==> flow/design.v <==
`timescale 1ns / 1ps
module mac(
    input [15:0] in,
    input [15:0] w,
    input [15:0] b,
    output [15:0] out
    );
wire [15:0] d;
assign d = w * in;
assign out = d + b;
endmodule
`timescale 1ns / 1ps
module mux(
    input [15:0] A,
    input [15:0] B,
    input reset,
    input sel,
    output reg [15:0] out
    );
    always @(*) begin
        if(reset)
            out =0;
        else begin
            if(sel)
                out=A;
            else
                out=B;
        end
    end
endmodule
`timescale 1ns / 1ps
module register(
    input clk,
    input reset,
    input [15:0] in,
    output [15:0] out
    );
reg [15:0] data;
assign out[15:0] = data[15:0];
always @(posedge clk) begin
	if (reset) begin
		data[15:0] <= 16'b0000000000000000;
	end
	else begin
		data[15:0] <= in[15:0];
	end
end
endmodule
`timescale 1ns / 1ps
module shift_reg #(
    parameter pool=0,
    parameter M=28,
    parameter P=2,
    parameter K=3
)
(
  input clk,
  input reset,
  input [15:0] data_in,
  output [15:0] data_out
);
localparam D = (pool)?M-P+1:M-K;
reg [D-1:0] hr_0; reg [D-1:0] hr_1; reg [D-1:0] hr_2; reg [D-1:0] hr_3;
reg [D-1:0] hr_4; reg [D-1:0] hr_5; reg [D-1:0] hr_6; reg [D-1:0] hr_7;
reg [D-1:0] hr_8; reg [D-1:0] hr_9; reg [D-1:0] hr_10; reg [D-1:0] hr_11;
reg [D-1:0] hr_12; reg [D-1:0] hr_13; reg [D-1:0] hr_14; reg [D-1:0] hr_15;
always @ (posedge clk) begin
    if(reset) begin
        hr_0 [D-1:0] <= 0;
        hr_1 [D-1:0] <= 0;
        hr_2 [D-1:0] <= 0;
        hr_3 [D-1:0] <= 0;
        hr_4 [D-1:0] <= 0;
        hr_5 [D-1:0] <= 0;
        hr_6 [D-1:0] <= 0;
        hr_7 [D-1:0] <= 0;
        hr_8 [D-1:0] <= 0;
        hr_9 [D-1:0] <= 0;
        hr_10 [D-1:0] <=0;
        hr_11 [D-1:0] <= 0;
        hr_12 [D-1:0] <= 0;
        hr_13 [D-1:0] <= 0;
        hr_14 [D-1:0] <= 0;
        hr_15 [D-1:0] <= 0;
    end
    else begin
        hr_0 [D-1:0] <= {hr_0[D-2:0], data_in[0]};
        hr_1 [D-1:0] <= {hr_1[D-2:0], data_in[1]};
        hr_2 [D-1:0] <= {hr_2[D-2:0], data_in[2]};
        hr_3 [D-1:0] <= {hr_3[D-2:0], data_in[3]};
        hr_4 [D-1:0] <= {hr_4[D-2:0], data_in[4]};
        hr_5 [D-1:0] <= {hr_5[D-2:0], data_in[5]};
        hr_6 [D-1:0] <= {hr_6[D-2:0], data_in[6]};
        hr_7 [D-1:0] <= {hr_7[D-2:0], data_in[7]};
        hr_8 [D-1:0] <= {hr_8[D-2:0], data_in[8]};
        hr_9 [D-1:0] <= {hr_9[D-2:0], data_in[9]};
        hr_10 [D-1:0] <= {hr_10[D-2:0], data_in[10]};
        hr_11 [D-1:0] <= {hr_11[D-2:0], data_in[11]};
        hr_12 [D-1:0] <= {hr_12[D-2:0], data_in[12]};
        hr_13 [D-1:0] <= {hr_13[D-2:0], data_in[13]};
        hr_14 [D-1:0] <= {hr_14[D-2:0], data_in[14]};
        hr_15 [D-1:0] <= {hr_15[D-2:0], data_in[15]};
    end
end
assign data_out[0] = hr_0[D-1]; assign data_out[1] = hr_1[D-1];
assign data_out[2] = hr_2[D-1]; assign data_out[3] = hr_3[D-1];
assign data_out[4] = hr_4[D-1]; assign data_out[5] = hr_5[D-1];
assign data_out[6] = hr_6[D-1]; assign data_out[7] = hr_7[D-1];
assign data_out[8] = hr_8[D-1]; assign data_out[9] = hr_9[D-1];
assign data_out[10] = hr_10[D-1]; assign data_out[11] = hr_11[D-1];
assign data_out[12] = hr_12[D-1]; assign data_out[13] = hr_13[D-1];
assign data_out[14] = hr_14[D-1]; assign data_out[15] = hr_15[D-1];
endmodule
`timescale 1ns / 1ps
module max_data(
    input [15:0] A,
    input [15:0] B,
    output reg [15:0] Y
    );
    always @(*) begin
        if(A>B)
            Y = A;
        else
            Y = B;
    end
endmodule
`timescale 1ns / 1ps
module conv_final #(
	parameter N=28,
	parameter M=28,
	parameter K=3,
	parameter P=2,
	parameter P_stride=2,
	parameter K_stride=2,
	parameter pool=0
) (
    	input clk,
    	input reset,
    	input [15:0] pxl_in,
		input i_data_valid,
		input [(K*K*16)-1:0]i_kernel_data,
   		output [15:0] pxl_out,
		output reg o_data_valid
    );
	wire [15:0] reg_00,reg_01,reg_02,sr_0;
	wire[15:0] reg_10, reg_11,reg_12,sr_1;
	wire[15:0] reg_20, reg_21,reg_22;
	wire [15:0] wire_00; wire [15:0] wire_01; wire [15:0] wire_02;
	wire [15:0] wire_10; wire [15:0] wire_11; wire [15:0] wire_12;
	wire [15:0] wire_20; wire [15:0] wire_21; wire [15:0] wire_22;
	wire signed [15:0] kernel [(K*K)-1:0];
	genvar i;
	generate
		for(i=0;i<(K*K);i=i+1) begin
			assign kernel[i] = i_kernel_data[16*(i)+:16];
		end
	endgenerate
	wire sel_1,sel_2,sel_3;
	wire [15:0] out_1,out_2,out_3,out_4,out_5,out_6,out_7,out_8,out_9;
	mux M1 (.A(pxl_in),.B(16'd0),.reset(reset),.sel(sel_1),.out(out_1));
	mac mac_00(out_1, kernel[0], 16'd0, wire_00);
	register r_00(clk, reset, wire_00, reg_00); 
	mux M2 (.A(pxl_in),.B(16'd0),.reset(reset),.sel(sel_2),.out(out_2));
	mac mac_01(out_2, kernel[1], reg_00, wire_01); 
	register r_01(clk, reset, wire_01, reg_01); 
	mux M3 (.A(pxl_in),.B(16'd0),.reset(reset),.sel(sel_3),.out(out_3));
	mac mac_02(out_3, kernel[2], reg_01, wire_02); 
	register r_02(clk, reset, wire_02, reg_02); 
	shift_reg #(.pool(0),.M(M),.K(K),.P(P)) row_1(.clk(clk),.reset(reset), .data_in(reg_02), .data_out(sr_0));
	mux M4 (.A(pxl_in),.B(16'd0),.reset(reset),.sel(sel_1),.out(out_4));
	mac mac_10(out_4, kernel[3], sr_0, wire_10); 
	register r_10(clk, reset, wire_10, reg_10); 
	mux M5 (.A(pxl_in),.B(16'd0),.reset(reset),.sel(sel_2),.out(out_5));
	mac mac_11(out_5, kernel[4], reg_10, wire_11); 
	register r_11(clk, reset, wire_11, reg_11); 
	mux M6 (.A(pxl_in),.B(16'd0),.reset(reset),.sel(sel_3),.out(out_6));
	mac mac_12(out_6, kernel[5], reg_11, wire_12); 
	register r_12(clk, reset, wire_12, reg_12); 
	shift_reg #(.pool(0),.M(M),.K(K),.P(P)) row_2(.clk(clk),.reset(reset), .data_in(reg_12), .data_out(sr_1));
	mux M7 (.A(pxl_in),.B(16'd0),.reset(reset),.sel(sel_1),.out(out_7));
	mac mac_20(out_7, kernel[6], sr_1, wire_20); 
	register r_20(clk, reset, wire_20, reg_20); 
	mux M8 (.A(pxl_in),.B(16'd0),.reset(reset),.sel(sel_2),.out(out_8));
	mac mac_21(out_8, kernel[7], reg_20, wire_21); 
	register r_21(clk, reset, wire_21, reg_21); 
	mux M9 (.A(pxl_in),.B(16'd0),.reset(reset),.sel(sel_3),.out(out_9));
	mac mac_22(out_9, kernel[8], reg_21, wire_22); 
	register r_22(clk, reset, wire_22, reg_22); 
	assign pxl_out = reg_22;	
	reg [9:0] counter;
	reg [$clog2(M)-1:0] col;
	reg [$clog2(M*M)-1:0] count_valid;
	always @(posedge clk) begin
		if ((reset == 1) | (!i_data_valid)) begin
			counter <= 0;
			col <= 0;
		end else begin
			counter <= counter + 1;
			if (col == M-1)
				col <= 0;
			else
				col <= col + 1;
		end
	end
	always @(posedge clk) begin
		if(reset) begin
		    count_valid <= 0;
			o_data_valid <= 1'b0;
		end
		else begin
			if(o_data_valid) begin
				count_valid <= count_valid+1;
				if(count_valid == (M*M)-1) begin
				    o_data_valid <= 1'b0;
				    count_valid <= 0;
				end
			end
			else if (i_data_valid && (counter == ((M*(K-1))/2)+((K-1)/2))) begin
				o_data_valid <= 1'b1;
			end
		end
	end
	assign sel_1 = i_data_valid & (col != M-1);
	assign sel_2 = i_data_valid;
	assign sel_3 = i_data_valid & (col != 0);
endmodule
`timescale 1ns / 1ps
module max_pooling #(
    parameter N=28,
	parameter M=28,
	parameter K=3,
	parameter P=2,
	parameter P_stride=2,
	parameter K_stride=2,
	parameter pool=1
    ) (
        input clk,
        input reset,
        input [15:0] pixel_in,
        input i_data_valid,
        output [15:0] o_max_pooled_pixel,
        output o_data_valid
    );
    wire [15:0] wire_1,reg1,sr_out,wire_2,reg2;
    register R1 (.clk(clk),.reset(reset),.in(pixel_in),.out(reg1));
    max_data M1(.A(pixel_in),.B(reg1),.Y(wire_1));
    shift_reg #(.M(M),.K(K),.pool(pool),.P(P)) LD1 (.clk(clk),.reset(reset),.data_in(wire_1),.data_out(sr_out));
    max_data M2(.A(sr_out),.B(pixel_in),.Y(wire_2));
    register R2 (.clk(clk),.reset(reset),.in(wire_2),.out(reg2));
    max_data M3(.A(pixel_in),.B(reg2),.Y(o_max_pooled_pixel));
    reg [$clog2(M)-1:0] col;
    reg row_odd;
    always@(posedge clk) begin
        if(reset | !(i_data_valid)) begin
            col <= 0;
            row_odd <= 1'b0;
        end
        else begin
            if(col == M-1) begin
                col <= 0;
                row_odd <= ~row_odd;
            end
            else begin
                col <= col+1;
            end
        end
    end
    assign o_data_valid = i_data_valid & row_odd & col[0];
endmodule
`timescale 1ns / 1ps
module cnn_layer1 (
    input          clk,
    input          reset,
    input  [15:0]  pxl_in,
    input          i_data_valid,
    input  [143:0] i_kernel_data,
    output [15:0]  conv_out,
    output         conv_valid,
    output [15:0]  pool_out,
    output         pool_valid
);
    conv_final #(
        .N(28), .M(28), .K(3), .P(2), .P_stride(2), .K_stride(1), .pool(0)
    ) C1 (
        .clk(clk),
        .reset(reset),
        .pxl_in(pxl_in),
        .i_data_valid(i_data_valid),
        .i_kernel_data(i_kernel_data),
        .pxl_out(conv_out),
        .o_data_valid(conv_valid)
    );
    max_pooling #(
        .N(28), .M(28), .K(3), .P(2), .P_stride(2), .K_stride(1), .pool(1)
    ) MP1 (
        .clk(clk),
        .reset(reset),
        .pixel_in(conv_out),
        .i_data_valid(conv_valid),
        .o_max_pooled_pixel(pool_out),
        .o_data_valid(pool_valid)
    );
endmodule
# From RTL to reports: cnn_layer1
# Tool output for the design above, in the order of the flow.
# Line numbers count from 1 in the design file above.
# Library cell names are shortened.
# The mark n/a stands for no value.
[inputs] top_module="cnn_layer1" clk_port="clk" lib="sky130hd" corner="tt_025C_1v80"

# Word-level counts
# Source: Yosys, flattened and elaborated, memories not mapped. Widths are those after wreduce. Registers that Yosys merges into a memory's read port (data or address) are not register bits. Print and check cells do not count. Equal cells are merged and count once.
[word_totals] regBits=1440 inputBits=163 out_inout_bits=34 word_cells=120
[classes] add_sub_neg=12 mul=9 compare=3 eq_ne=5 n_mux=13 bitwise=7 n_reduce_logical=6
[op_table] cell="16-bit by 16-bit multiplier with 16-bit output" n=9
[op_table] cell="16-bit two-way mux" n=9
[op_table] cell="16-bit adder" n=8
[op_table] cell="16-bit > comparator" n=3
[op_table] cell="10-bit by 1-bit adder with 10-bit output with constant B" n=2
[op_table] cell="10-bit equality test with constant B" n=1
[op_table] cell="10-bit by 5-bit equality test with 1-bit output with constant B" n=1
[op_table] cell="5-bit by 1-bit adder with 5-bit output with constant B" n=2
[op_table] cell="5-bit equality test with constant B" n=2
[op_table] cell="10-bit two-way mux" n=1
[op_table] cell="5-bit inequality test with constant B" n=1
[op_table] cell="5-bit nonzero test" n=1
[op_table] cell="1-bit AND" n=4
[op_table] cell="2-bit OR reduction" n=2
[op_table] cell="1-bit two-way mux" n=3
[op_table] cell="1-bit bitwise OR" n=2
[op_table] cell="1-bit zero test" n=2
[op_table] cell="1-bit logical AND" n=1
[op_table] cell="1-bit inverter" n=1

# Depth
# Longest topological path by Yosys (ltp), each cell counted once; first at word level (registers and memories cut), then after technology mapping (sequential cells cut; the memories' decode and read muxes count).
[logic_depth] word_depth=6 abc_area=0 ltp_mapped=28 depth_no_buf=25

# Synthesis result
# Source: synth_stat.txt of the flow (Yosys; design flattened, memories mapped). It holds for the ABC_AREA given above (unset counts as 0); a run with the other value may have another netlist.
[types] cell="dfxtp_1" n=1440 type_area_um2=2.88E+04
[types] cell="fa_1" n=832 type_area_um2=1.67E+04
[types] cell="nor2b_1" n=1306 type_area_um2=8.17E+03
[types] cell="ha_1" n=519 type_area_um2=6.49E+03
[types] cell="inv_1" n=1370 type_area_um2=5.14E+03
[types] cell="nand2_1" n=817 type_area_um2=3.07E+03
[types] cell="xnor2_1" n=266 type_area_um2=2.33E+03
[types] cell="and3_1" n=253 type_area_um2=1.58E+03
[types] cell="and2_1" n=213 type_area_um2=1.33E+03
[types] cell="clkbuf_1" n=344 type_area_um2=1.29E+03
[types] cell="xor2_1" n=83 type_area_um2=726.947
[types] cell="nor2_1" n=193 type_area_um2=724.445
[types] cell="a21oi_1" n=67 type_area_um2=335.322
[types] cell="mux2i_1" n=33 type_area_um2=330.317
[types] cell="a21o_1" n=35 type_area_um2=262.752
[types] cell="o21ai_0" n=51 type_area_um2=255.245
[types] cell="o21a_1" n=24 type_area_um2=180.173
[types] cell="buf_2" n=35 type_area_um2=175.168
# Other cell types: 54; their cells: 262.
[mapped] cell_count=8143 yosys_area_mm2=0.0798829 seqArea_mm2=0.0288276 flip_flops=1440 buffers=402
# By module: a second synthesis without flattening, with its own total; a netlist apart from the flattened one above.
[hier_totals] cells_unflattened=8509 hier_area_mm2=0.0838204
# Each row is one instance without its submodules.
[by_module] module="mac" n_inst=9 cells=530 mod_area_mm2=0.0043917
[by_module] module="shift_reg" n_inst=2 cells=860 mod_area_mm2=0.0108004
[by_module] module="shift_reg" n_inst=1 cells=928 mod_area_mm2=0.011705
[by_module] module="register" n_inst=11 cells=33 mod_area_mm2=0.0004642
[by_module] module="mux" n_inst=9 cells=36 mod_area_mm2=0.0002602
[by_module] module="max_data" n_inst=3 cells=79 mod_area_mm2=0.0006857
[by_module] module="conv_final" n_inst=1 cells=142 mod_area_mm2=0.0012487
[by_module] module="max_pooling" n_inst=1 cells=25 mod_area_mm2=0.0002352
[by_module] module="cnn_layer1" n_inst=1 cells=0 mod_area_mm2=0

# Worst setup path after synthesis
# Path of least setup slack by OpenSTA after synthesis, without wires, with an ideal clock, recovery checks aside; 20% of the period is set as input and as output delay. Where synthesis merged equal registers, the netlist keeps one of their names.
[synth_path] kind="input to register" startpoint="input reset" endpoint="register C1.r_10.data[15]" period_ps=8000 input_delay_ps=1600 setup_ps=65 arrival_ps=7390 path_slack_ps=545 path_delay_ps=5855 stages=25 synth_period_reached_ps=7455
# "path_delay_ps" = arrival - input delay + setup time.
# "stages" counts driving pins, that of a launching flip-flop among them; a cell with two outputs on the path counts twice.
# "synth_period_reached_ps" = period - worst setup slack (recovery checks aside). The figure is calculated, with input and output delays left at 20% of the set period.
# Between the ends stands the longest chain of elaborated cells between them, by number of cells; it is not shown to be the way that was timed. Of several equally long chains one is given.
# Each line given opens the expression or statement behind the cell; cells for indexed reads and writes are added by Yosys, which also makes memories of some case tables.
[synth_via] path_cell_list="buf_2 nand2b_1 clkbuf_1 nor2_1 clkbuf_1 and2_1 clkbuf_1 buf_2 nand2_1 fa_1 fa_1 inv_1 fa_1 fa_1 fa_1 inv_1 fa_1 inv_1 ha_1 a21o_1 nand3_1 nand2_1 a211oi_1 xnor3_1 nor2_1" elab_chain_cells=3
[synth_rtl] element="start: declaration" line_no=273 rtl="input          reset,"
[synth_rtl] element="16-bit two-way mux" line_no=21 rtl="if(reset)"
[synth_rtl] element="16-bit by 16-bit multiplier with 16-bit output" line_no=9 rtl="assign d = w * in;"
[synth_rtl] element="16-bit adder" line_no=10 rtl="assign out = d + b;"
[synth_rtl] element="end: assignment" line_no=42 rtl="data[15:0] <= 16'b0000000000000000;"
[synth_rtl] element="end: assignment" line_no=45 rtl="data[15:0] <= in[15:0];"
[synth_rtl] element="end: declaration" line_no=38 rtl="reg [15:0] data;"

# Timing after layout
# Path of least setup slack in the final report of stored run 1 (OpenROAD, finished layout, wires in). Where an end is a register, its clock arrival counts in the times.
# The report prints the path's times to 10 ps; the period is as set.
[layout_path] kind="input to register" startpoint="input i_data_valid" endpoint="register C1.r_12.data[15]" period_ps=8000 input_delay_ps=1600 setup_ps=140 arrival_ps=7440 path_slack_ps=1240 stages=23
# Between the ends stands the longest chain of elaborated cells between them, by number of cells; it is not shown to be the way that was timed. Of several equally long chains one is given.
[layout_via] path_cell_list="buf_2 nor2b_4 and2_4 nor2b_4 buf_4 clkbuf_16 and2_1 fa_1 inv_1 fa_1 fa_1 inv_1 fa_1 inv_1 fa_1 fa_2 xnor2_2 xnor2_1 xnor2_1 xnor2_1 xnor3_1 xnor2_1 nor2_1" elab_chain_cells=5
[layout_rtl] element="start: declaration" line_no=275 rtl="input          i_data_valid,"
[layout_rtl] element="1-bit AND" line_no=225 rtl="assign sel_3 = i_data_valid & (col != 0);"
[layout_rtl] element="16-bit two-way mux" line_no=24 rtl="if(sel)"
[layout_rtl] element="16-bit two-way mux" line_no=21 rtl="if(reset)"
[layout_rtl] element="16-bit by 16-bit multiplier with 16-bit output" line_no=9 rtl="assign d = w * in;"
[layout_rtl] element="16-bit adder" line_no=10 rtl="assign out = d + b;"
[layout_rtl] element="end: assignment" line_no=42 rtl="data[15:0] <= 16'b0000000000000000;"
[layout_rtl] element="end: assignment" line_no=45 rtl="data[15:0] <= in[15:0];"
[layout_rtl] element="end: declaration" line_no=38 rtl="reg [15:0] data;"

Hand-over note for cnn_layer1

Settings and measured results of 3 stored flow runs for module cnn_layer1 (sky130hd), not sorted in any way. The constraints put input and output delay at 20% of the set period each and load the outputs with 0.01 pF.
By "achieved clock period" is meant the clock period of the run minus its worst setup slack. This is arithmetic on one report: input and output delays are still those of the set period (20% each).
"worst setup path time" is the time allowed to the run's worst setup path (the clock period less input and output delay, where it has them) less its slack. Clock arrival times count: a late capture clock shortens it, a late launch clock lengthens it.
By "power" is meant OpenSTA's value without simulated activity: inputs other than the clock are taken to toggle once in ten clock periods, and the tool carries that through the logic.
"worst setup path time" is given in steps of 10 ps.
[stored run 1] settings: CAP_MARGIN=25, CELL_PAD_IN_SITES_DETAIL_PLACEMENT=1, CORE_MARGIN=9, CORE_UTILIZATION=46, CTS_CLUSTER_SIZE=23, GPL_ROUTABILITY_DRIVEN=0, GPL_TIMING_DRIVEN=1, HOLD_SLACK_MARGIN=0.26, MIN_ROUTING_LAYER=met2, SETUP_SLACK_MARGIN=1.19, period_ns=8.0, SLEW_MARGIN=20
[stored run 1] result: chip area after synthesis (Yosys) 0.0798829 sq mm, die area 0.188986 sq mm, standard-cell area of the final layout 0.0905018 sq mm, utilization 0.526, worst setup slack after layout 1239 ps, total negative slack 0 ps, worst hold slack 409 ps, power 20.523 mW, achieved clock period 6761 ps, worst setup path time 5160 ps, worst setup path kind input to register
[stored run 2] settings: CORE_UTILIZATION=40, SETUP_SLACK_MARGIN=1.05, period_ns=7.37, CAP_MARGIN=20, CORE_MARGIN=2, SLEW_MARGIN=20
[stored run 2] result: chip area after synthesis (Yosys) 0.0798829 sq mm, die area 0.203297 sq mm, standard-cell area of the final layout 0.0945982 sq mm, utilization 0.475, worst setup slack after layout 892 ps, total negative slack 0 ps, worst hold slack 405 ps, power 22.713 mW, achieved clock period 6478 ps, worst setup path time 5000 ps, worst setup path kind input to register
[stored run 3] settings: CORE_UTILIZATION=40, period_ns=4.76, CAP_MARGIN=20, CORE_MARGIN=2, SLEW_MARGIN=20
[stored run 3] result: chip area after synthesis (Yosys) 0.0798829 sq mm, die area 0.203297 sq mm, standard-cell area of the final layout 0.0981666 sq mm, utilization 0.493, worst setup slack after layout -1301 ps, total negative slack -62547 ps, worst hold slack 383 ps, power 35.699 mW, achieved clock period 6061 ps, worst setup path time 6060 ps, worst setup path kind register to register

End of note.
